==> flow/design.v <==
`timescale 1ns / 1ps
module ALUmod(
    input wire [15:0] A,
    input wire [15:0] B,
    input wire [3:0] opcode,
    output reg [15:0] S,
    input wire [3:0] opext,
    output reg [4:0] CLFZN
    );
always@(A,B,opcode,opext) 
	begin
	  casex({opcode, opext})
	    8'b0000_0101:  
		 begin
		   CLFZN = 0;
		   {CLFZN[4], S} = A + B;
			CLFZN[2] = (~A[15]&~B[15]&S[15]) | (A[15]&B[15]&~S[15]);
		 end
		 8'b0101_xxxx:  
		 begin
			CLFZN = 0;		 
		   {CLFZN[4], S} = A + B;
			CLFZN[2] = (~A[15]&~B[15]&S[15]) | (A[15]&B[15]&S[15]);
		 end
		 8'b0000_0110:  
		 begin
			CLFZN = 0;		 
		   {CLFZN[4], S} = A + B;			 
			CLFZN[2] = CLFZN[4];
		 end
		 8'b0110_xxxx:  
		 begin
			CLFZN = 0;
		   {CLFZN[4],S} = A + B;			 
			CLFZN[2] = CLFZN[4];	 
		 end
		8'b0000_1001:  
		begin
			CLFZN = 0;
			S = B - A;			
			if( A[15] != B[15] && B[15] == S[15]) CLFZN[2] = 1'b1;  
		end
		8'b1001_xxxx:  
		begin
			CLFZN = 0;
			S = B - A;			
			if( A[15] != B[15] && B[15] == S[15]) CLFZN[2] = 1'b1;  
		end 
		8'b0011_xxxx:  
		begin
			CLFZN = {1'b0,
				A > B,
				1'b0,
				A == B,
				$signed(A) > $signed(B)};
			S = 0;
		end 
		8'b1011_xxxx:  
		begin
			CLFZN = {1'b0,
						A > B,
						1'b0,
						A == B,
						$signed(A) > $signed(B)};
		   S = 0;
		end 		
		8'b0000_0001:  
		begin
		   CLFZN = 0;  
			S = A & B;
		end
		8'b0000_0010:  
		begin
			CLFZN = 0; 
			S = A | B;
		end
		8'b0000_0011:  
		begin
			CLFZN = 0;
			S = A ^ B;
		end
		8'b0000_0100:  
		begin
			CLFZN = 0;
			S = !A;
		end
		8'b0000_1100:  
		begin
			CLFZN = 0;
			S = A << 1;
		end
		8'b0000_1110:  
		begin
			CLFZN = 0;
			S = A >> 1;
		end
		8'b1110_xxxx:  
		begin
			CLFZN = 0;
			S = A >> 1;
		end
		8'b0000_0111:  
		begin
			CLFZN = 0;
			S = {A[14:0], A[0]};
		end
		8'b0000_1000:  
		begin
			CLFZN = 0;
			S = {A[15], A[15:1]};
		end
		8'b0000_1101:  
		begin
			CLFZN = 0;
			S = A;
		end
		8'b1000_xxxx:  
		begin
			CLFZN = 0;
			S = A;
		end
		8'b0111_xxxx:  
		begin
			CLFZN = 0;
			S = {A[15:8],B[7:0]};
		end
		default:
		begin
			CLFZN = 0;
			S = 0;
		end
	  endcase
	end
endmodule
`timescale 1ns / 1ps
module BusMux(
    input [1:0] Select,
    input [15:0] InputA,
    input [15:0] InputB,
    input [15:0] InputC,
	 input [15:0] InputD,
    output reg [15:0] Output
    );
	always @(*)
	begin
		case(Select)
			2'h0: Output = InputA;
			2'h1: Output = InputB;
			2'h2: Output = InputC;
			2'h3: Output = InputD;
		endcase
	end
endmodule
module Mux2(
    input [0:0] Select,
    input [15:0] InputA,
    input [15:0] InputB,
    output reg [15:0] Output
    );
	always @(*)
	begin
		case(Select)
			2'h0: Output = InputA;
			2'h1: Output = InputB;
		endcase
	end
endmodule
`timescale 1ns / 1ps
module program_counter(
    input Clock,
    input Reset,
    input increment,
	 input [7:0] In,
    input [15:0] ImmIn,
    input WriteEnable,
    output reg [15:0] PC
    );
always @(posedge Clock, negedge Reset)
begin
	if(~Reset)
		begin
		PC <= 16'H0000;
		end
	else if(WriteEnable == 1'b1)
		begin
		PC <= ImmIn;
		end
	else if(increment == 1'b1)
		begin
		PC <= PC + In;
		PC <= {PC[15],PC[15:0]} + {{9{In[7]}},In[7:0]};
		end
	else
		begin
		PC <= PC;
		end
end
endmodule
`timescale 1ns / 1ps
module Processor_Status_Register(
	 input clock,
	 input reset,
	 input enable,
    input [4:0] CZLFM_in,
    output reg[4:0] CZLFN_out 
    );
always@(posedge clock, negedge reset)
begin
	if (~reset)
		CZLFN_out <= 0;
	else	
	if (enable)
		CZLFN_out <= CZLFM_in;
end
endmodule
`timescale 1ns / 1ps
module Reg16(
    input Clock,
    input Reset,
    input Write,
    input [15:0] In,
    output reg [15:0] Out
    );
	always @(posedge Clock, negedge Reset)
	begin
		if (~Reset)
			Out <= 0;
		else if (Write)
			Out <= In;
	end
endmodule
`timescale 1ns / 1ps
module RegFile2(
    input Clock,
    input Reset,
    input WriteEnable,
    input [3:0] SelectInput,
    input [3:0] SelectA,
    input [3:0] SelectB,
    input [15:0] In,
    output [15:0] A,
    output [15:0] B
    ); 
	 reg [15:0] registers [15:0];
	 always @(posedge Clock, negedge Reset)
	 begin
		if (~Reset)
		begin
		registers[0] <= 16'h0000;
		registers[1] <= 16'h0000;
		registers[2] <= 16'h0000;
		registers[3] <= 16'h0000;
		registers[4] <= 16'h0000;
		registers[5] <= 16'h0000;
		registers[6] <= 16'h0000;
		registers[7] <= 16'h0000;
		registers[8] <= 16'h0000;
		registers[9] <= 16'h0000;
		registers[10] <= 16'h0000;
		registers[11] <= 16'h0000;
		registers[12] <= 16'h0000;
		registers[13] <= 16'h0000;
		registers[14] <= 16'h0000;
		registers[15] <= 16'h0000; 
		end
		else
		begin
			if (WriteEnable)
				registers[SelectInput] <= In;
		end
	end 
	assign A = registers[SelectA];
	assign B = registers[SelectB];
endmodule
`timescale 1ns / 1ps
module SystemClock(
    input Clock,
    input Reset,
    output reg [15:0] Time
    );
	reg [15:0] count;
	always @(posedge Clock, negedge Reset)
	begin
		if (~Reset)
			begin
				Time <= 0;
				count <= 0;
			end
		else
			begin
				if (count > 16'h61a8)
					begin
						Time <= Time + 16'h0001;
						count <= 16'h0000;
					end
				else
					count <= count + 16'h0001;
			end
	end
endmodule
`timescale 1ns / 1ps
module CPU_Controller(
    input Clock,
    input Reset,
    input [15:0] INS,
    input [4:0] PSR,
	 input [7:0] GamePad,
	 input [15:0] SerialDataIn,
	 input SerialValid,
	 input [15:0] Time,
    output reg [3:0] OpCode,
    output reg [3:0] OpExt,
    output reg RegWrite,
    output reg [3:0] RegIn,
    output reg [3:0] RegA,
    output reg [3:0] RegB,
    output reg [15:0] Immediate,
	 output reg [7:0] PCImmediate,
    output reg [1:0] SelALU,
    output reg SelMEM,
    output reg MemRW,
    output reg PCWrite,
    output reg PCIncrement,
    output reg PCReset,
    output reg IRReset,
    output reg IRWrite,
    output reg PSRReset,
	 output reg PSREnable,
	 output reg VGAS_R,
	 output reg VGAS_E,
	 output reg VGAR_R,
	 output reg VGAR_E,
	 output reg SerialWrite,
	 output reg SerialRead
    );
	 reg state;
	always@(posedge Clock, negedge Reset)
	begin
		if (~Reset)
		begin
			state <= 0;
		end
		else
		begin
			state <= ~state;
		end
	end
	always@(*)
	begin
		if (~Reset)
		begin
			OpCode = 0;
			OpExt = 0;
			RegWrite = 0;
			RegA = 0;
			RegB = 0; 
			RegIn = 0;
			Immediate = 0; 
			PCImmediate = 0;
			SelALU = 0;
			SelMEM = 0;
			MemRW = 0;
			PCWrite = 0; 
			PCIncrement = 0;
			PCReset = 0;
			IRReset = 0;
			IRWrite = 0;
			PSRReset = 0;
			PSREnable = 0;
		   VGAS_R = 0;
	      VGAS_E = 0;
	      VGAR_R = 0;
	      VGAR_E = 0;
	      SerialWrite = 0;
			SerialRead = 0;
		end
		else  
		begin
		if (~state)
		begin
			OpCode = 0;
			OpExt = 0;
			RegWrite = 0;
			RegA = 0;
			RegB = 0; 
			RegIn = 0;
			Immediate = 0; 
			PCImmediate = 0;
			SelALU = 0;
			SelMEM = 1;
			MemRW = 0;
			IRWrite = 1;
			PCWrite = 0;
			PCIncrement = 0;
			PCReset = 1;
			IRReset = 1;
			PSRReset = 1;
			PSREnable = 0;
			VGAS_R = 1;
	      VGAS_E = 0;
	      VGAR_R = 1;
	      VGAR_E = 0;
	      SerialWrite = 0;
			SerialRead = 0;
		end
		else
			begin
				PSREnable = 1;
			casex (INS[15:0])
				16'b0000_xxxx_xxxx_xxxx:
					begin
						OpCode = INS[15:12];
						OpExt = INS[11:8];
						RegWrite = 1'b1; 
						RegIn = INS[3:0];
						RegA = INS[7:4];
						RegB = INS[3:0];
						PCImmediate = 8'h01; 
						Immediate = 16'h0000; 
						SelALU = 2'b01; 
						SelMEM = 1'b0; 
						MemRW = 1'b0;
						IRWrite = 1'b0;
						PCWrite = 1'b0;
						PCIncrement = 1'b1; 
						PCReset = 1'b1;
						IRReset = 1'b1;
						PSRReset = 1'b1;
						VGAS_R = 1;
						VGAS_E = 0;
						VGAR_R = 1;
						VGAR_E = 0;
						SerialWrite = 0;
						SerialRead = 0;	
					end
				16'b0001_0000_xxxx_xxxx:
				begin
						OpCode = 4'h0;
						OpExt = 4'h0;
						RegWrite = 1'b0; 
						RegIn = 4'b0;
						RegA = 4'b0;
						RegB = 4'b0;
						if(PSR[1] == 1 || PSR[0] == 1)
							PCImmediate = 8'h01;
						else
							PCImmediate = 8'h02; 
						Immediate = 16'h0000; 
						SelALU = 2'b01; 
						SelMEM = 1'b0; 
						MemRW = 1'b0;
						IRWrite = 1'b0;
						PCWrite = 1'b0;
						PCIncrement = 1'b1; 
						PCReset = 1'b1;
						IRReset = 1'b1;
						PSRReset = 1'b1;
						VGAS_R = 1;
						VGAS_E = 0;
						VGAR_R = 1;
						VGAR_E = 0;
						SerialWrite = 0;
						SerialRead = 0;
				end
				16'b0001_0001_xxxx_xxxx:
				begin
						OpCode = 4'h0;
						OpExt = 4'h0;
						RegWrite = 1'b0; 
						RegIn = 4'b0;
						RegA = 4'b0;
						RegB = 4'b0;
						if(PSR[3] == 1 || PSR[1] == 1)
							PCImmediate = 8'h01;
						else
							PCImmediate = 8'h02; 
						Immediate = 16'h0000; 
						SelALU = 2'b01; 
						SelMEM = 1'b0; 
						MemRW = 1'b0;
						IRWrite = 1'b0;
						PCWrite = 1'b0;
						PCIncrement = 1'b1; 
						PCReset = 1'b1;
						IRReset = 1'b1;
						PSRReset = 1'b1;
						VGAS_R = 1;
						VGAS_E = 0;
						VGAR_R = 1;
						VGAR_E = 0;
						SerialWrite = 0;
						SerialRead = 0;	
				end
				16'b0001_0010_xxxx_xxxx:
				begin
						OpCode = 4'h0;
						OpExt = 4'h0;
						RegWrite = 1'b0; 
						RegIn = 4'b0;
						RegA = 4'b0;
						RegB = 4'b0;
						if(PSR[1] == 1)
							PCImmediate = 8'h01;
						else
							PCImmediate = 8'h02; 
						Immediate = 16'h0000; 
						SelALU = 2'b01; 
						SelMEM = 1'b0; 
						MemRW = 1'b0;
						IRWrite = 1'b0;
						PCWrite = 1'b0;
						PCIncrement = 1'b1; 
						PCReset = 1'b1;
						IRReset = 1'b1;
						PSRReset = 1'b1;
						VGAS_R = 1;
						VGAS_E = 0;
						VGAR_R = 1;
						VGAR_E = 0;
						SerialWrite = 0;
						SerialRead = 0;	
				end
				16'b0001_0011_xxxx_xxxx:
				begin
						OpCode = 4'h0;
						OpExt = 4'h0;
						RegWrite = 1'b0; 
						RegIn = 4'b0;
						RegA = 4'b0;
						RegB = 4'b0;
						if(PSR[1] == 0 && PSR[0] == 0)
							PCImmediate = 8'h01;
						else
							PCImmediate = 8'h02; 
						Immediate = 16'h0000; 
						SelALU = 2'b01; 
						SelMEM = 1'b0; 
						MemRW = 1'b0;
						IRWrite = 1'b0;
						PCWrite = 1'b0;
						PCIncrement = 1'b1; 
						PCReset = 1'b1;
						IRReset = 1'b1;
						PSRReset = 1'b1;
						VGAS_R = 1;
						VGAS_E = 0;
						VGAR_R = 1;
						VGAR_E = 0;
						SerialRead = 0;
						SerialWrite = 0;						
				end
				16'b0001_0100_xxxx_xxxx:
				begin
						OpCode = 4'h0;
						OpExt = 4'h0;
						RegWrite = 1'b0; 
						RegIn = 4'b0;
						RegA = 4'b0;
						RegB = 4'b0;
						if(PSR[3] == 0)
							PCImmediate = 8'h01;
						else
							PCImmediate = 8'h02; 
						Immediate = 16'h0000; 
						SelALU = 2'b01; 
						SelMEM = 1'b0; 
						MemRW = 1'b0;
						IRWrite = 1'b0;
						PCWrite = 1'b0;
						PCIncrement = 1'b1; 
						PCReset = 1'b1;
						IRReset = 1'b1;
						PSRReset = 1'b1;
						VGAS_R = 1;
						VGAS_E = 0;
						VGAR_R = 1;
						VGAR_E = 0;
						SerialRead = 0;
						SerialWrite = 0;						
				end				
				16'b0011_xxxx_xxxx_xxxx:
				begin 
						OpCode = INS[15:12];
						OpExt = INS[11:8];
						RegWrite = 1'b0;
						RegIn = 4'h0;
						RegA = INS[7:4];
						RegB = INS[3:0];
						PCImmediate = 8'h01;
						Immediate = 16'h0000; 
						SelALU = 2'b01; 
						SelMEM = 1'b0; 
						MemRW = 1'b0;
						IRWrite = 1'b0;
						PCWrite = 1'b0;
						PCIncrement = 1'b1; 
						PCReset = 1'b1;
						IRReset = 1'b1;
						PSRReset = 1'b1;
						VGAS_R = 1;
						VGAS_E = 0;
						VGAR_R = 1;
						VGAR_E = 0;
						SerialRead = 0;
						SerialWrite = 0;						
				end
				16'b0101_xxxx_xxxx_xxxx:
				begin
						OpCode = INS[15:12];
						OpExt = INS[11:8];
						RegWrite = 1'b1;
						RegIn = INS[3:0];
						RegA = 4'h0;
						RegB = INS[3:0];
						PCImmediate = 8'h01;
						Immediate = {{8{INS[11]}},INS[11:4]}; 
						SelALU = 2'b00; 
						SelMEM = 1'b0; 
						MemRW = 1'b0;
						IRWrite = 1'b0;
						PCWrite = 1'b0;
						PCIncrement = 1'b1; 
						PCReset = 1'b1;
						IRReset = 1'b1;
						PSRReset = 1'b1;
						VGAS_R = 1;
						VGAS_E = 0;
						VGAR_R = 1;
						VGAR_E = 0;
						SerialRead = 0;
						SerialWrite = 0;						
				end
				16'b0110_xxxx_xxxx_xxxx:
				begin
						OpCode = INS[15:12];
						OpExt = INS[11:8];
						RegWrite = 1'b1;
						RegIn = INS[3:0];
						RegA = 4'h0;
						RegB = INS[3:0];
						PCImmediate = 8'h01;
						Immediate = {{8{1'b0}},INS[11:4]}; 
						SelALU = 2'b00; 
						SelMEM = 1'b0; 
						MemRW = 1'b0;
						IRWrite = 1'b0;
						PCWrite = 1'b0;
						PCIncrement = 1'b1; 
						PCReset = 1'b1;
						IRReset = 1'b1;
						PSRReset = 1'b1;
						VGAS_R = 1;
						VGAS_E = 0;
						VGAR_R = 1;
						VGAR_E = 0;
						SerialRead = 0;
						SerialWrite = 0;						
				end
				16'b0111_xxxx_xxxx_xxxx:
				begin
						OpCode = INS[15:12];
						OpExt = INS[11:8];
						RegWrite = 1'b1;
						RegIn = INS[3:0];
						RegA = 4'h0;
						RegB = INS[3:0];
						PCImmediate = 8'h01;
						Immediate = {INS[11:4],{8{1'b0}}}; 
						SelALU = 2'b00; 
						SelMEM = 1'b0; 
						MemRW = 1'b0;
						IRWrite = 1'b0;
						PCWrite = 1'b0;
						PCIncrement = 1'b1; 
						PCReset = 1'b1;
						IRReset = 1'b1;
						PSRReset = 1'b1;
						VGAS_R = 1;
						VGAS_E = 0;
						VGAR_R = 1;
						VGAR_E = 0;
						SerialRead = 0;
						SerialWrite = 0;						
				end		
				16'b1000_xxxx_xxxx_xxxx:
				begin
						OpCode = INS[15:12];
						OpExt = INS[11:8];
						RegWrite = 1'b1;
						RegIn = INS[3:0];
						RegA = 4'h0;
						RegB = INS[3:0];
						PCImmediate = 8'h01;
						Immediate = {{8{1'b0}},INS[11:4]}; 
						SelALU = 2'b00; 
						SelMEM = 1'b0; 
						MemRW = 1'b0;
						IRWrite = 1'b0;
						PCWrite = 1'b0;
						PCIncrement = 1'b1; 
						PCReset = 1'b1;
						IRReset = 1'b1;
						PSRReset = 1'b1;
						VGAS_R = 1;
						VGAS_E = 0;
						VGAR_R = 1;
						VGAR_E = 0;
						SerialRead = 0;
						SerialWrite = 0;						
				end
				16'b1001_xxxx_xxxx_xxxx:
				begin
						OpCode = INS[15:12];
						OpExt = INS[11:8];
						RegWrite = 1'b1;
						RegIn = INS[3:0];
						RegA = 4'h0;
						RegB = INS[3:0];
						PCImmediate = 8'h01;
						Immediate = {{8{INS[11]}},INS[11:4]}; 
						SelALU = 2'b00; 
						SelMEM = 1'b0; 
						MemRW = 1'b0;
						IRWrite = 1'b0;
						PCWrite = 1'b0;
						PCIncrement = 1'b1; 
						PCReset = 1'b1;
						IRReset = 1'b1;
						PSRReset = 1'b1;
						VGAS_R = 1;
						VGAS_E = 0;
						VGAR_R = 1;
						VGAR_E = 0;
						SerialRead = 0;
						SerialWrite = 0;						
				end
				16'b1010_0000_xxxx_xxxx:
				begin
						OpCode = 4'h0;
						OpExt = 4'h0;
						RegWrite = 1'b0; 
						RegIn = 4'b0;
						RegA = 4'b0;
						RegB = 4'b0;
						if(PSR[1] == 1 || PSR[0] == 1)
							PCImmediate = INS[7:0];
						else
							PCImmediate = 8'h01; 
						Immediate = 16'h0000; 
						SelALU = 2'b01; 
						SelMEM = 1'b0; 
						MemRW = 1'b0;
						IRWrite = 1'b0;
						PCWrite = 1'b0;
						PCIncrement = 1'b1; 
						PCReset = 1'b1;
						IRReset = 1'b1;
						PSRReset = 1'b1;
						VGAS_R = 1;
						VGAS_E = 0;
						VGAR_R = 1;
						VGAR_E = 0;
						SerialRead = 0;
						SerialWrite = 0;						
				end
				16'b1010_0001_xxxx_xxxx:
				begin
						OpCode = 4'h0;
						OpExt = 4'h0;
						RegWrite = 1'b0; 
						RegIn = 4'b0;
						RegA = 4'b0;
						RegB = 4'b0;
						if(PSR[3] == 1 || PSR[1] == 1)
							PCImmediate = INS[7:0];
						else
							PCImmediate = 8'h01; 
						Immediate = 16'h0000; 
						SelALU = 2'b01; 
						SelMEM = 1'b0; 
						MemRW = 1'b0;
						IRWrite = 1'b0;
						PCWrite = 1'b0;
						PCIncrement = 1'b1; 
						PCReset = 1'b1;
						IRReset = 1'b1;
						PSRReset = 1'b1;
						VGAS_R = 1;
						VGAS_E = 0;
						VGAR_R = 1;
						VGAR_E = 0;
						SerialRead = 0;
						SerialWrite = 0;						
				end
				16'b1010_0010_xxxx_xxxx:
				begin
						OpCode = 4'h0;
						OpExt = 4'h0;
						RegWrite = 1'b0; 
						RegIn = 4'b0;
						RegA = 4'b0;
						RegB = 4'b0;
						if(PSR[1] == 1)
							PCImmediate = INS[7:0];
						else
							PCImmediate = 8'h01; 
						Immediate = 16'h0000; 
						SelALU = 2'b01; 
						SelMEM = 1'b0; 
						MemRW = 1'b0;
						IRWrite = 1'b0;
						PCWrite = 1'b0;
						PCIncrement = 1'b1; 
						PCReset = 1'b1;
						IRReset = 1'b1;
						PSRReset = 1'b1;
						VGAS_R = 1;
						VGAS_E = 0;
						VGAR_R = 1;
						VGAR_E = 0;
						SerialRead = 0;
						SerialWrite = 0;						
				end
				16'b1010_0011_xxxx_xxxx:
				begin
						OpCode = 4'h0;
						OpExt = 4'h0;
						RegWrite = 1'b0; 
						RegIn = 4'b0;
						RegA = 4'b0;
						RegB = 4'b0;
						if(PSR[1] == 0 && PSR[0] == 0)
							PCImmediate = INS[7:0];
						else
							PCImmediate = 8'h01; 
						Immediate = 16'h0000; 
						SelALU = 2'b01; 
						SelMEM = 1'b0; 
						MemRW = 1'b0;
						IRWrite = 1'b0;
						PCWrite = 1'b0;
						PCIncrement = 1'b1; 
						PCReset = 1'b1;
						IRReset = 1'b1;
						PSRReset = 1'b1;
						VGAS_R = 1;
						VGAS_E = 0;
						VGAR_R = 1;
						VGAR_E = 0;
						SerialRead = 0;
						SerialWrite = 0;						
				end
				16'b1010_0100_xxxx_xxxx:
				begin
						OpCode = 4'h0;
						OpExt = 4'h0;
						RegWrite = 1'b0; 
						RegIn = 4'b0;
						RegA = 4'b0;
						RegB = 4'b0;
						if(PSR[3] == 0)
							PCImmediate = INS[7:0];
						else
							PCImmediate = 8'h01; 
						Immediate = 16'h0000; 
						SelALU = 2'b01; 
						SelMEM = 1'b0; 
						MemRW = 1'b0;
						IRWrite = 1'b0;
						PCWrite = 1'b0;
						PCIncrement = 1'b1; 
						PCReset = 1'b1;
						IRReset = 1'b1;
						PSRReset = 1'b1;
						VGAS_R = 1;
						VGAS_E = 0;
						VGAR_R = 1;
						VGAR_E = 0;
						SerialRead = 0;
						SerialWrite = 0;						
				end
				16'b1010_0101_xxxx_xxxx:
				begin
						OpCode = 4'h0;
						OpExt = 4'h0;
						RegWrite = 1'b0; 
						RegIn = 4'b0;
						RegA = 4'b0;
						RegB = 4'b0;
						PCImmediate = INS[7:0]; 
						Immediate = 16'h0000; 
						SelALU = 2'b01; 
						SelMEM = 1'b0; 
						MemRW = 1'b0;
						IRWrite = 1'b0;
						PCWrite = 1'b0;
						PCIncrement = 1'b1; 
						PCReset = 1'b1;
						IRReset = 1'b1;
						PSRReset = 1'b1;
						VGAS_R = 1;
						VGAS_E = 0;
						VGAR_R = 1;
						VGAR_E = 0;
						SerialRead = 0;
						SerialWrite = 0;						
				end				
				16'b1100_0000_xxxx_xxxx:
				begin
						OpCode = 4'b0000;
						OpExt = 4'b1101;
						RegWrite = 1'b0; 
						RegIn = 4'b0;
						RegA = INS[7:4];
						RegB = 4'b0;
						PCImmediate = 8'h00;
						Immediate = 16'h0000; 
						SelALU = 2'b01; 
						SelMEM = 1'b0; 
						MemRW = 1'b0;
						IRWrite = 1'b0;
						PCWrite = 1'b1;
						PCIncrement = 1'b0; 
						PCReset = 1'b1;
						IRReset = 1'b1;
						PSRReset = 1'b1;
						VGAS_R = 1;
						VGAS_E = 0;
						VGAR_R = 1;
						VGAR_E = 0;
						SerialRead = 0;
						SerialWrite = 0;						
				end
				16'b1100_0001_xxxx_xxxx:
				begin
						OpCode = 4'b0000;
						OpExt = 4'b1101;
						RegWrite = 1'b1; 
						RegIn = INS[3:0];
						RegA = 4'b0;
						RegB = 4'b0;
						PCImmediate = 8'h01;
						Immediate = 16'h0000; 
						SelALU = 2'b11; 
						SelMEM = 1'b0; 
						MemRW = 1'b0;
						IRWrite = 1'b0;
						PCWrite = 1'b0;
						PCIncrement = 1'b1; 
						PCReset = 1'b1;
						IRReset = 1'b1;
						PSRReset = 1'b1;
						VGAS_R = 1;
						VGAS_E = 0;
						VGAR_R = 1;
						VGAR_E = 0;
						SerialRead = 0;
						SerialWrite = 0;						
				end
				16'b1011_xxxx_xxxx_xxxx:
				begin 
						OpCode = INS[15:12];
						OpExt = INS[11:8];
						RegWrite = 1'b0;
						RegIn = 4'h0;
						RegA = INS[7:4];
						RegB = INS[3:0];
						PCImmediate = 8'h01;
						Immediate = {{8{INS[11]}},INS[11:4]}; 
						SelALU = 2'b00; 
						SelMEM = 1'b0; 
						MemRW = 1'b0;
						IRWrite = 1'b0;
						PCWrite = 1'b0;
						PCIncrement = 1'b1; 
						PCReset = 1'b1;
						IRReset = 1'b1;
						PSRReset = 1'b1;
						VGAS_R = 1;
						VGAS_E = 0;
						VGAR_R = 1;
						VGAR_E = 0;
						SerialRead = 0;
						SerialWrite = 0;						
				end
				16'b0100_0000_XXXX_XXXX:
				begin
						OpCode = 4'b0000;
						OpExt = 4'b1101;
						RegWrite = 1'b1;
						RegIn = INS[3:0];
						RegA = 4'h0;
						RegB = INS[7:4];
						PCImmediate = 8'h01;
						Immediate = 16'h0000; 
						SelALU = 2'b10; 
						SelMEM = 1'b0; 
						MemRW = 1'b0;
						IRWrite = 1'b0;
						PCWrite = 1'b0;
						PCIncrement = 1'b1; 
						PCReset = 1'b1;
						IRReset = 1'b1;
						PSRReset = 1'b1;
						VGAS_R = 1;
						VGAS_E = 0;
						VGAR_R = 1;
						VGAR_E = 0;
						SerialRead = 0;
						SerialWrite = 0;						
				end
				16'b0100_0001_XXXX_XXXX:
				begin
						OpCode = 4'b0000;
						OpExt = 4'b1101;
						RegWrite = 1'b0;
						RegIn = 4'h0;
						RegA = INS[3:0];
						RegB = INS[7:4];
						PCImmediate = 8'h01;
						Immediate = 16'h0000; 
						SelALU = 2'b01; 
						SelMEM = 1'b0; 
						MemRW = 1'b1;
						IRWrite = 1'b1;
						PCWrite = 1'b0;
						PCIncrement = 1'b1; 
						PCReset = 1'b1;
						IRReset = 1'b1;
						PSRReset = 1'b1;
						VGAS_R = 1;
						VGAS_E = 0;
						VGAR_R = 1;
						VGAR_E = 0;
						SerialRead = 0;
						SerialWrite = 0;						
				end
				16'b1101_0000_xxxx_xxxx:
				begin
						OpCode = 4'b0000;
						OpExt = 4'b1101;
						RegWrite = 1'b0;
						RegIn = 4'h0;
						RegA = INS[7:4];
						RegB = 4'h0;
						PCImmediate = 8'h01;
						Immediate = 16'h0000; 
						SelALU = 2'b01; 
						SelMEM = 1'b0; 
						MemRW = 1'b0;
						IRWrite = 1'b0;
						PCWrite = 1'b0;
						PCIncrement = 1'b1; 
						PCReset = 1'b1;
						IRReset = 1'b1;
						PSRReset = 1'b1;
						VGAS_R = 1;
						VGAS_E = 1;
						VGAR_R = 1;
						VGAR_E = 0;
						SerialRead = 0;
						SerialWrite = 0;						
				end	
				16'b1101_0001_xxxx_xxxx:
				begin
						OpCode = 4'b0000;
						OpExt = 4'b1101;
						RegWrite = 1'b0;
						RegIn = 4'h0;
						RegA = INS[7:4];
						RegB = 4'h0;
						PCImmediate = 8'h01;
						Immediate = 16'h0000; 
						SelALU = 2'b01; 
						SelMEM = 1'b0; 
						MemRW = 1'b0;
						IRWrite = 1'b0;
						PCWrite = 1'b0;
						PCIncrement = 1'b1; 
						PCReset = 1'b1;
						IRReset = 1'b1;
						PSRReset = 1'b1;
						VGAS_R = 1;
						VGAS_E = 0;
						VGAR_R = 1;
						VGAR_E = 1;
						SerialRead = 0;
						SerialWrite = 0;						
				end	
				16'b1101_0010_xxxx_xxxx:
				begin
						OpCode = 4'b0000;
						OpExt = 4'b1101;
						RegWrite = SerialValid; 
						RegIn = INS[3:0];
						RegA = 4'b0;
						RegB = 4'b0;
						if(~SerialValid)
							PCImmediate = 8'h01;
						else
							PCImmediate = 8'h02; 
						Immediate = SerialDataIn; 
						SelALU = 2'b00; 
						SelMEM = 1'b0; 
						MemRW = 1'b0;
						IRWrite = 1'b0;
						PCWrite = 1'b0;
						PCIncrement = 1'b1; 
						PCReset = 1'b1;
						IRReset = 1'b1;
						PSRReset = 1'b1;
						VGAS_R = 1;
						VGAS_E = 0;
						VGAR_R = 1;
						VGAR_E = 0;
						SerialRead = 1;
						SerialWrite = 0;						
				end
				16'b1101_0011_xxxx_xxxx:
				begin
						OpCode = 4'b0000;
						OpExt = 4'b1101;
						RegWrite = 1'b0; 
						RegIn = 4'b0;
						RegA = INS[7:4];
						RegB = 4'b0;
						PCImmediate = 8'h01; 
						Immediate = 16'h0000; 
						SelALU = 2'b01; 
						SelMEM = 1'b0; 
						MemRW = 1'b0;
						IRWrite = 1'b0;
						PCWrite = 1'b0;
						PCIncrement = 1'b1; 
						PCReset = 1'b1;
						IRReset = 1'b1;
						PSRReset = 1'b1;
						VGAS_R = 1;
						VGAS_E = 0;
						VGAR_R = 1;
						VGAR_E = 0;
						SerialRead = 0;
						SerialWrite = 1;						
				end				
				16'b1101_0100_xxxx_xxxx:
				begin
						OpCode = 4'b0000;
						OpExt = 4'b1101;
						RegWrite = 1'b1;
						RegIn = INS[3:0];
						RegA = 4'h0;
						RegB = 4'h0;
						PCImmediate = 8'h01;
						Immediate = {8'h00,GamePad[7:0]}; 
						SelALU = 2'b00; 
						SelMEM = 1'b0; 
						MemRW = 1'b0;
						IRWrite = 1'b0;
						PCWrite = 1'b0;
						PCIncrement = 1'b1; 
						PCReset = 1'b1;
						IRReset = 1'b1;
						PSRReset = 1'b1;
						VGAS_R = 1;
						VGAS_E = 0;
						VGAR_R = 1;
						VGAR_E = 0;
						SerialRead = 0;
						SerialWrite = 0;						
				end
				16'b1101_0101_xxxx_xxxx:
				begin
						OpCode = 4'b0000;
						OpExt = 4'b1101;
						RegWrite = 1'b1;
						RegIn = INS[3:0];
						RegA = 4'h0;
						RegB = 4'h0;
						PCImmediate = 8'h01;
						Immediate = Time; 
						SelALU = 2'b00; 
						SelMEM = 1'b0; 
						MemRW = 1'b0;
						IRWrite = 1'b0;
						PCWrite = 1'b0;
						PCIncrement = 1'b1; 
						PCReset = 1'b1;
						IRReset = 1'b1;
						PSRReset = 1'b1;
						VGAS_R = 1;
						VGAS_E = 0;
						VGAR_R = 1;
						VGAR_E = 0;
						SerialRead = 0;
						SerialWrite = 0;						
				end								
				16'bXXXX_XXXX_XXXX_XXXX:
				begin
						OpCode = 0;
						OpExt = 0;
						RegWrite = 1'b0;
						RegIn = 0;
						RegA = 0;
						RegB = 0;
						PCImmediate = 8'h01;
						Immediate = {{8{1'b1}},INS[11:4]}; 
						SelALU = 2'b00; 
						SelMEM = 2'b00; 
						MemRW = 1'b0;
						IRWrite = 1'b0;
						PCWrite = 1'b0;
						PCIncrement = 1'b1; 
						PCReset = 1'b1;
						IRReset = 1'b1;
						PSRReset = 1'b1;
						VGAS_R = 1;
						VGAS_E = 0;
						VGAR_R = 1;
						VGAR_E = 0;
						SerialRead = 0;
						SerialWrite = 0;						
				end
			endcase
			end
		end
	end
endmodule
`timescale 1ns / 1ps
module CPU(
    input Clock,
    input Reset,
    input [15:0] Mem_Data,
	 input SerialValid,
	 input [15:0] SerialDataIn,
	 input [7:0] GamePad,
    output [15:0] Mem_Addr,
    output Mem_Write,
    output [15:0] Data_Out,
	 output [15:0] VGA_Start,
	 output [15:0] VGA_Row,
	 output SerialSend,
	 output SerialRead,
	 output [15:0] SerialDataOut
    );
	 wire [15:0] INS_TO_CPU;
	 wire [4:0] PSR_TO_CPU;
	 wire [3:0] OpCode;
	 wire [3:0] OpExt;
	 wire [3:0] RegIn;
	 wire [3:0] RegA;
	 wire [3:0] RegB;
	 wire [15:0] Immediate;
	 wire [7:0] PCImmediate;
	 wire [1:0] SelALU;
	 wire [15:0] A_to_Mux;
	 wire [15:0] A_to_ALU;
	 wire [15:0] B;
	 wire [15:0] S;
	 wire [15:0] PC_OUT;
	 wire [4:0] ALU_TO_PSR;
	 wire [15:0] Time;
	 CPU_Controller CPU_Control(Clock, Reset, INS_TO_CPU, PSR_TO_CPU, 
											GamePad, SerialDataIn, SerialValid, Time,
											OpCode, OpExt, RegWrite, RegIn, RegA, RegB, 
											Immediate, PCImmediate, SelALU, SelMEM, 
											Mem_Write, PCWrite, PCIncrement, 
											PCReset, IRReset, IRWrite, PSRReset, PSREnable,
											VGAS_R, VGAS_E, VGAR_R, VGAR_E,
											SerialSend, SerialRead);
	 RegFile2 rf(Clock, Reset, RegWrite, RegIn, RegA, RegB, S, A_to_Mux, B);
	 ALUmod brain(A_to_ALU, B, OpCode, S, OpExt, ALU_TO_PSR);
	 BusMux alu_mux(SelALU, Immediate, A_to_Mux, Mem_Data, PC_OUT, A_to_ALU);
	 Mux2 mem_mux(SelMEM, B, PC_OUT, Mem_Addr);
	 program_counter pc(Clock, PCReset, PCIncrement, PCImmediate, S, PCWrite, PC_OUT);
	 Processor_Status_Register psr( Clock, PSRReset, PSREnable, ALU_TO_PSR, PSR_TO_CPU);
	 Reg16 InstructionRegister( Clock, IRReset,IRWrite, Mem_Data, INS_TO_CPU);
	 Reg16 VGASRegister( Clock, VGAS_R, VGAS_E, S, VGA_Start);
	 Reg16 VGARRegister( Clock, VGAR_R, VGAR_E, S, VGA_Row);
	 SystemClock timer(Clock, Reset, Time);
	 assign Data_Out = S;
	 assign SerialDataOut = S;
endmodule
Ticket comment

## Step by step through the tools: CPU

Each step is given for the RTL above and for the edited RTL.
Lines under "before" count in the file above, lines under "after" in the edited file.
"change": "after" minus "before" as printed here. "rel. change": 100 x difference / "before".
A cell with - has no value.

| design | value |
|---|---|
| top | CPU |
| clock port | Clock |
| standard-cell library | sky130hd |
| library corner | tt_025C_1v80 |

## Edit of the RTL

The edit as a unified diff against the file above.
A script made this edit; it was not meant as an optimisation.

```diff
@@ -1273,5 +1273,8 @@
 	 Mux2 mem_mux(SelMEM, B, PC_OUT, Mem_Addr);
 	 program_counter pc(Clock, PCReset, PCIncrement, PCImmediate, S, PCWrite, PC_OUT);
-	 Processor_Status_Register psr( Clock, PSRReset, PSREnable, ALU_TO_PSR, PSR_TO_CPU);
+	 wire [4:0] PSR_TO_CPU_m, PSR_TO_CPU_s;
+	 Processor_Status_Register psr( Clock, PSRReset, PSREnable, ALU_TO_PSR, PSR_TO_CPU_m);
+	 Processor_Status_Register psr_x (Clock, PSRReset, ~PSREnable, ALU_TO_PSR, PSR_TO_CPU_s);
+	 assign PSR_TO_CPU = PSR_TO_CPU_m ^ PSR_TO_CPU_s;
 	 Reg16 InstructionRegister( Clock, IRReset,IRWrite, Mem_Data, INS_TO_CPU);
 	 Reg16 VGASRegister( Clock, VGAS_R, VGAS_E, S, VGA_Start);
```

## Elaborated design

Counts by Yosys on the flattened word-level netlist (proc, flatten, opt, wreduce). Print and check cells are left out.

Storage and ports:

| element | before | after | change | rel. change (%) |
|---|---|---|---|---|
| register bits after elaboration | 357 | 361 | +4 | +1.12 |
| input port bits | 43 | 43 | 0 | 0.00 |
| output and inout port bits | 83 | 83 | 0 | 0.00 |
| word-level cells | 269 | 271 | +2 | +0.74 |

Cells by class:

| element | before | after | change | rel. change (%) |
|---|---|---|---|---|
| $add $sub $neg | 5 | 5 | 0 | 0.00 |
| magnitude comparators | 3 | 3 | 0 | 0.00 |
| equal/unequal tests | 99 | 99 | 0 | 0.00 |
| muxes and demuxes | 78 | 78 | 0 | 0.00 |
| bitwise gates (word level) | 17 | 18 | +1 | +5.88 |
| reduce/logical cells | 43 | 43 | 0 | 0.00 |

Operators by type and width:

| operator | before | after | change |
|---|---|---|---|
| 4-bit XOR | 0 | 1 | +1 |

Operator kinds equal on both sides are left out: 59.

## Logic depth

Longest topological path by Yosys (ltp), each cell counted once; first at word level (registers and memories cut), then after technology mapping (sequential cells cut; the memories' decode and read muxes count).

Logic depth:

| element | before | after | change | rel. change (%) |
|---|---|---|---|---|
| depth after elaboration | 13 | 13 | 0 | 0.00 |
| ABC_AREA | 0 | 0 | - | - |
| gate-level depth with buffers | 30 | 30 | 0 | 0.00 |
| depth with buffers taken out | 25 | 23 | -2 | -8.00 |

## Netlist

The flow's flattened synthesis, as Yosys stat reports it; memories are mapped. The netlist is that of the ABC_AREA named above (0 if unset); the other value can give another one.

Synthesis totals:

| element | before | after | change | rel. change (%) |
|---|---|---|---|---|
| standard cells after synthesis | 2645 | 2711 | +66 | +2.50 |
| chip area (Yosys) (um2) | 23497.5 | 23104.7 | -392.8 | -1.67 |
| flip-flops | 356 | 359 | +3 | +0.84 |
| buffer cells | 227 | 230 | +3 | +1.32 |

Cells by type:

| cell | before | after | change | rel. change (%) |
|---|---|---|---|---|
| sky130_fd_sc_hd__o21ai_0 | 169 | 321 | +152 | +89.94 |
| sky130_fd_sc_hd__nand2_1 | 205 | 344 | +139 | +67.80 |
| sky130_fd_sc_hd__mux2_2 | 128 | 45 | -83 | -64.84 |
| sky130_fd_sc_hd__nor2_1 | 260 | 198 | -62 | -23.85 |
| sky130_fd_sc_hd__a21oi_1 | 213 | 163 | -50 | -23.47 |
| sky130_fd_sc_hd__nor4_1 | 17 | 34 | +17 | +100.00 |
| sky130_fd_sc_hd__nand3_1 | 68 | 55 | -13 | -19.12 |
| sky130_fd_sc_hd__and3_1 | 38 | 26 | -12 | -31.58 |
| sky130_fd_sc_hd__and4_1 | 15 | 4 | -11 | -73.33 |
| sky130_fd_sc_hd__o22a_1 | 17 | 7 | -10 | -58.82 |
| sky130_fd_sc_hd__or2_2 | 14 | 5 | -9 | -64.29 |
| sky130_fd_sc_hd__mux2_1 | 0 | 9 | +9 | - |
| sky130_fd_sc_hd__clkbuf_1 | 163 | 171 | +8 | +4.91 |
| sky130_fd_sc_hd__a222oi_1 | 47 | 39 | -8 | -17.02 |
| sky130_fd_sc_hd__nand4_1 | 32 | 40 | +8 | +25.00 |
| sky130_fd_sc_hd__a32o_1 | 9 | 1 | -8 | -88.89 |
| sky130_fd_sc_hd__a22o_1 | 28 | 35 | +7 | +25.00 |
| sky130_fd_sc_hd__a31oi_1 | 25 | 18 | -7 | -28.00 |

Cell types equal on both sides are left out: 12.
Not every row of either side is listed.
By module: a second synthesis without flattening, with its own total; a netlist apart from the flattened one above.

Second synthesis, totals:

| element | before | after | change | rel. change (%) |
|---|---|---|---|---|
| cell total of the unflattened synthesis | 2391 | 2407 | +16 | +0.67 |
| area (unflattened synthesis) (um2) | 24896.4 | 25125.3 | +228.9 | +0.92 |

Rows give one instance, submodules left out.

By module, before:

| module | times used | cells | area (um2) |
|---|---|---|---|
| RegFile2 | 1 | 1170 | 13839.5 |
| ALUmod | 1 | 505 | 3569.7 |
| Reg16 | 3 | 34 | 649.4 |
| CPU_Controller | 1 | 236 | 1540.2 |
| SystemClock | 1 | 139 | 1526.5 |
| program_counter | 1 | 175 | 1497.7 |
| BusMux | 1 | 20 | 424.2 |
| Mux2 | 1 | 18 | 249.0 |
| Processor_Status_Register | 1 | 10 | 181.4 |
| CPU | 1 | 16 | 120.1 |

By module, after:

| module | times used | cells | area (um2) |
|---|---|---|---|
| RegFile2 | 1 | 1170 | 13839.5 |
| ALUmod | 1 | 505 | 3569.7 |
| Reg16 | 3 | 34 | 649.4 |
| CPU_Controller | 1 | 236 | 1540.2 |
| SystemClock | 1 | 139 | 1526.5 |
| program_counter | 1 | 175 | 1497.7 |
| BusMux | 1 | 20 | 424.2 |
| Processor_Status_Register | 2 | 10 | 181.4 |
| Mux2 | 1 | 18 | 249.0 |
| CPU | 1 | 22 | 167.7 |

## Timing after synthesis

Path of least setup slack by OpenSTA after synthesis, without wires, with an ideal clock, recovery checks aside; 20% of the period is set as input and as output delay. Where synthesis merged equal registers, the netlist keeps one of their names.

Timing path post-synthesis:

| element | before | after | change | rel. change (%) |
|---|---|---|---|---|
| kind | input port to output port | input port to output port | - | - |
| start point | in Reset | in Reset | - | - |
| end point | out SerialDataOut[14] | out SerialDataOut[14] | - | - |
| period (ns) | 13.0 | 13.0 | 0.0 | 0.00 |
| output delay (ns) | 2.600 | 2.600 | 0.000 | 0.00 |
| arrival time (ns) | 8.193 | 7.989 | -0.204 | -2.49 |
| slack (ns) | 2.207 | 2.411 | +0.204 | - |
| delay of the path (ns) | 5.593 | 5.389 | -0.204 | -3.65 |
| driving pins on the path | 28 | 26 | -2 | -7.14 |
| path buffers | 7 | 6 | -1 | -14.29 |
| period reached after synthesis (ns) | 10.793 | 10.589 | -0.204 | -1.89 |

"delay of the path" = arrival - input delay + setup time.
At an output port there is no setup time.
"driving pins on the path": output pins that drive a net of the path, with the launching flip-flop's if there is one; two outputs of one cell count as two.
"period reached after synthesis" = period - worst setup slack (recovery checks aside). The figure is calculated, with input and output delays left at 20% of the set period.
The rows between start and end are the longest chain of elaborated cells between them; the timing report does not say that the signal goes this way. Where chains are equally long, one stands for them.
Each line given opens the expression or statement behind the cell; cells for indexed reads and writes are added by Yosys, which also makes memories of some case tables.

| between the ends, post-synthesis, before | value |
|---|---|
| path through | sky130_fd_sc_hd__clkbuf_1 > sky130_fd_sc_hd__and2_1 > sky130_fd_sc_hd__buf_2 > sky130_fd_sc_hd__nand2_1 > sky130_fd_sc_hd__a311o_1 > sky130_fd_sc_hd__a21oi_1 > sky130_fd_sc_hd__buf_2 > sky130_fd_sc_hd__buf_1 > sky130_fd_sc_hd__a22oi_1 > sky130_fd_sc_hd__o22a_1 > sky130_fd_sc_hd__a31o_2 > sky130_fd_sc_hd__inv_1 > sky130_fd_sc_hd__ha_1 > sky130_fd_sc_hd__inv_1 > sky130_fd_sc_hd__fa_1 > sky130_fd_sc_hd__nor2b_1 > sky130_fd_sc_hd__o21ai_0 > sky130_fd_sc_hd__a21oi_1 > sky130_fd_sc_hd__o211ai_1 > sky130_fd_sc_hd__a2111oi_0 > sky130_fd_sc_hd__o31ai_1 > sky130_fd_sc_hd__o31ai_1 > sky130_fd_sc_hd__o221a_2 > sky130_fd_sc_hd__o2111a_1 > sky130_fd_sc_hd__clkbuf_1 > sky130_fd_sc_hd__clkbuf_1 > sky130_fd_sc_hd__inv_1 > sky130_fd_sc_hd__buf_4 |
| length of the longest elaborated chain | 6 |
| elaborated cells between the ends (all ways) | 73 |
| those cells by class | add/sub (2); eq/ne (51); mux (10); logic (3); reduce/logical (7) |

Ends and longest elaborated chain, post-synthesis, before:

| element | RTL line | RTL |
|---|---|---|
| start, declared | 1231 | `input Reset,` |
| 4-bit two-way mux | 350 | `if (~Reset)` |
| 4-bit equality test | 272 | `assign A = registers[SelectA];` |
| 16-bit parallel mux with 16-bit select | 272 |  |
| 16-bit parallel mux with 4-bit select | 146 | `case(Select)` |
| 16-bit subtractor | 40 | `S = B - A;` |
| 16-bit parallel mux with 12-bit select | 12 | `casex({opcode, opext})` |
| end, declared | 1243 | `output [15:0] SerialDataOut` |

Nets of the timed path that keep an RTL name, with a line that drives or declares them; the list need not be complete.

Nets with RTL names, path post-synthesis, before:

| signal | RTL line |
|---|---|
| Data_Out[14] | 12 |

| between the ends, post-synthesis, after | value |
|---|---|
| path through | sky130_fd_sc_hd__buf_2 > sky130_fd_sc_hd__and2_1 > sky130_fd_sc_hd__clkbuf_1 > sky130_fd_sc_hd__clkbuf_1 > sky130_fd_sc_hd__o311ai_1 > sky130_fd_sc_hd__nor4_1 > sky130_fd_sc_hd__clkbuf_1 > sky130_fd_sc_hd__a32oi_1 > sky130_fd_sc_hd__o41ai_1 > sky130_fd_sc_hd__o31ai_1 > sky130_fd_sc_hd__inv_1 > sky130_fd_sc_hd__ha_1 > sky130_fd_sc_hd__inv_1 > sky130_fd_sc_hd__fa_1 > sky130_fd_sc_hd__nor2b_1 > sky130_fd_sc_hd__o21ai_0 > sky130_fd_sc_hd__a21boi_0 > sky130_fd_sc_hd__o211ai_1 > sky130_fd_sc_hd__a2111oi_0 > sky130_fd_sc_hd__o311ai_0 > sky130_fd_sc_hd__nand3_1 > sky130_fd_sc_hd__a41oi_1 > sky130_fd_sc_hd__a211oi_1 > sky130_fd_sc_hd__clkbuf_1 > sky130_fd_sc_hd__inv_1 > sky130_fd_sc_hd__buf_4 |
| length of the longest elaborated chain | 6 |
| elaborated cells between the ends (all ways) | 73 |
| those cells by class | add/sub (2); eq/ne (51); mux (10); logic (3); reduce/logical (7) |

Ends and longest elaborated chain, post-synthesis, after:

| element | RTL line | RTL |
|---|---|---|
| start, declared | 1231 | `input Reset,` |
| 4-bit two-way mux | 350 | `if (~Reset)` |
| 4-bit equality test | 272 | `assign A = registers[SelectA];` |
| 16-bit parallel mux with 16-bit select | 272 |  |
| 16-bit parallel mux with 4-bit select | 146 | `case(Select)` |
| 16-bit subtractor | 40 | `S = B - A;` |
| 16-bit parallel mux with 12-bit select | 12 | `casex({opcode, opext})` |
| end, declared | 1243 | `output [15:0] SerialDataOut` |

Nets with RTL names, path post-synthesis, after:

| signal | RTL line |
|---|---|
| Data_Out[14] | 12 |

## Worst path after layout

Path of least setup slack in the final report of each run of pair 1 (OpenROAD, finished layout, wires in). Where an end is a register, its clock arrival counts in the times.

Timing path after layout:

| element | before | after | change | rel. change (%) |
|---|---|---|---|---|
| kind | input port to output port | input port to output port | - | - |
| start point | in Reset | in Reset | - | - |
| end point | out SerialDataOut[15] | out SerialDataOut[14] | - | - |
| period (ns) | 12.8 | 12.8 | 0.0 | 0.00 |
| output delay (ns) | 2.56 | 2.56 | 0.00 | 0.00 |
| arrival time (ns) | 9.67 | 9.23 | -0.44 | -4.55 |
| slack (ns) | 0.57 | 1.01 | +0.44 | - |
| driving pins on the path | 25 | 25 | 0 | 0.00 |
| path buffers | 5 | 4 | -1 | -20.00 |

The rows between start and end are the longest chain of elaborated cells between them; the timing report does not say that the signal goes this way. Where chains are equally long, one stands for them.

| between the ends, after layout, before | value |
|---|---|
| path through | sky130_fd_sc_hd__buf_8 > sky130_fd_sc_hd__nand2_2 > sky130_fd_sc_hd__nor4_1 > sky130_fd_sc_hd__o21ai_1 > sky130_fd_sc_hd__buf_4 > sky130_fd_sc_hd__and2_1 > sky130_fd_sc_hd__buf_4 > sky130_fd_sc_hd__a22oi_1 > sky130_fd_sc_hd__a21o_1 > sky130_fd_sc_hd__or4b_1 > sky130_fd_sc_hd__nand2_1 > sky130_fd_sc_hd__inv_1 > sky130_fd_sc_hd__ha_1 > sky130_fd_sc_hd__nor2b_1 > sky130_fd_sc_hd__o21a_1 > sky130_fd_sc_hd__o21bai_1 > sky130_fd_sc_hd__a21oi_1 > sky130_fd_sc_hd__a41oi_1 > sky130_fd_sc_hd__a211o_1 > sky130_fd_sc_hd__o21ai_0 > sky130_fd_sc_hd__a2111oi_0 > sky130_fd_sc_hd__o21ai_0 > sky130_fd_sc_hd__nand4_1 > sky130_fd_sc_hd__buf_4 > sky130_fd_sc_hd__clkdlybuf4s50_1 |
| length of the longest elaborated chain | 6 |
| elaborated cells between the ends (all ways) | 73 |
| those cells by class | add/sub (2); eq/ne (51); mux (10); logic (3); reduce/logical (7) |

Ends and longest elaborated chain, after layout, before:

| element | RTL line | RTL |
|---|---|---|
| start, declared | 1231 | `input Reset,` |
| 4-bit two-way mux | 350 | `if (~Reset)` |
| 4-bit equality test | 272 | `assign A = registers[SelectA];` |
| 16-bit parallel mux with 16-bit select | 272 |  |
| 16-bit parallel mux with 4-bit select | 146 | `case(Select)` |
| 16-bit subtractor | 40 | `S = B - A;` |
| 16-bit parallel mux with 12-bit select | 12 | `casex({opcode, opext})` |
| end, declared | 1243 | `output [15:0] SerialDataOut` |

| between the ends, after layout, after | value |
|---|---|
| path through | sky130_fd_sc_hd__buf_8 > sky130_fd_sc_hd__nand4b_1 > sky130_fd_sc_hd__o41ai_1 > sky130_fd_sc_hd__o22a_1 > sky130_fd_sc_hd__or2_1 > sky130_fd_sc_hd__and3_1 > sky130_fd_sc_hd__a2111o_1 > sky130_fd_sc_hd__o21ai_1 > sky130_fd_sc_hd__buf_4 > sky130_fd_sc_hd__inv_1 > sky130_fd_sc_hd__ha_1 > sky130_fd_sc_hd__inv_1 > sky130_fd_sc_hd__fa_1 > sky130_fd_sc_hd__nor2b_1 > sky130_fd_sc_hd__o21ai_0 > sky130_fd_sc_hd__a21boi_0 > sky130_fd_sc_hd__o211ai_1 > sky130_fd_sc_hd__a2111oi_0 > sky130_fd_sc_hd__o311ai_0 > sky130_fd_sc_hd__nand3_1 > sky130_fd_sc_hd__a41oi_1 > sky130_fd_sc_hd__a211oi_2 > sky130_fd_sc_hd__buf_4 > sky130_fd_sc_hd__inv_1 > sky130_fd_sc_hd__clkdlybuf4s50_1 |
| length of the longest elaborated chain | 6 |
| elaborated cells between the ends (all ways) | 73 |
| those cells by class | add/sub (2); eq/ne (51); mux (10); logic (3); reduce/logical (7) |

Ends and longest elaborated chain, after layout, after:

| element | RTL line | RTL |
|---|---|---|
| start, declared | 1231 | `input Reset,` |
| 4-bit two-way mux | 350 | `if (~Reset)` |
| 4-bit equality test | 272 | `assign A = registers[SelectA];` |
| 16-bit parallel mux with 16-bit select | 272 |  |
| 16-bit parallel mux with 4-bit select | 146 | `case(Select)` |
| 16-bit subtractor | 40 | `S = B - A;` |
| 16-bit parallel mux with 12-bit select | 12 | `casex({opcode, opext})` |
| end, declared | 1243 | `output [15:0] SerialDataOut` |

## Flow runs

Runs of the flow (Yosys, OpenROAD) on both versions; the two runs of a pair have the same settings. The constraints put input and output delay at 20% of the set period each and load the outputs with 0.01 pF.

| flow settings, pair 1 | value |
|---|---|
| CORE_UTILIZATION | 40 |
| PLACE_DENSITY | 0.6 |
| period_ns | 12.8 |
| CAP_MARGIN | 20 |
| CORE_MARGIN | 2 |
| SLEW_MARGIN | 20 |

Final reports, pair 1:

| element | before | after | change | rel. change (%) |
|---|---|---|---|---|
| netlist area reported by Yosys (um2) | 23497.5 | 23104.7 | -392.8 | -1.67 |
| total die area (um2) | 60698.2 | 59699.6 | -998.6 | -1.65 |
| utilization after routing | 0.472 | 0.469 | -0.003 | - |
| worst setup slack after layout (ns) | 0.572 | 1.006 | +0.434 | - |
| total negative slack on setup checks (ns) | 0.000 | 0.000 | 0.000 | - |
| worst hold slack after layout (ns) | 0.482 | 0.481 | -0.001 | - |
| power (W) | 0.004821 | 0.00451 | -0.000311 | -6.45 |
| period achieved (ns) | 12.228 | 11.794 | -0.434 | -3.55 |

| flow settings, pair 2 | value |
|---|---|
| ABC_AREA | 0 |
| CELL_PAD_IN_SITES_GLOBAL_PLACEMENT | 3 |
| CORE_MARGIN | 9 |
| CORE_UTILIZATION | 43 |
| MAX_ROUTING_LAYER | met4 |
| MIN_ROUTING_LAYER | met1 |
| PLACE_DENSITY | 0.8 |
| TNS_END_PERCENT | 35 |
| period_ns | 9.22 |
| CAP_MARGIN | 20 |
| SLEW_MARGIN | 20 |

Final reports, pair 2:

| element | before | after | change | rel. change (%) |
|---|---|---|---|---|
| netlist area reported by Yosys (um2) | 23497.5 | 23104.7 | -392.8 | -1.67 |
| total die area (um2) | 63385.6 | 62400.0 | -985.6 | -1.55 |
| utilization after routing | 0.537 | 0.54 | +0.003 | - |
| worst setup slack after layout (ns) | 0.073 | 0.096 | +0.023 | - |
| total negative slack on setup checks (ns) | 0.000 | 0.000 | 0.000 | - |
| worst hold slack after layout (ns) | 0.482 | 0.482 | 0.000 | - |
| power (W) | 0.007055 | 0.00655 | -0.000505 | -7.16 |
| period achieved (ns) | 9.147 | 9.124 | -0.023 | -0.25 |

By "period achieved" is meant the clock period of the run minus its worst setup slack. This is arithmetic on one report: input and output delays are still those of the set period (20% each).
"power" rests on the timing tool's default activity at the inputs, not on a simulated workload.
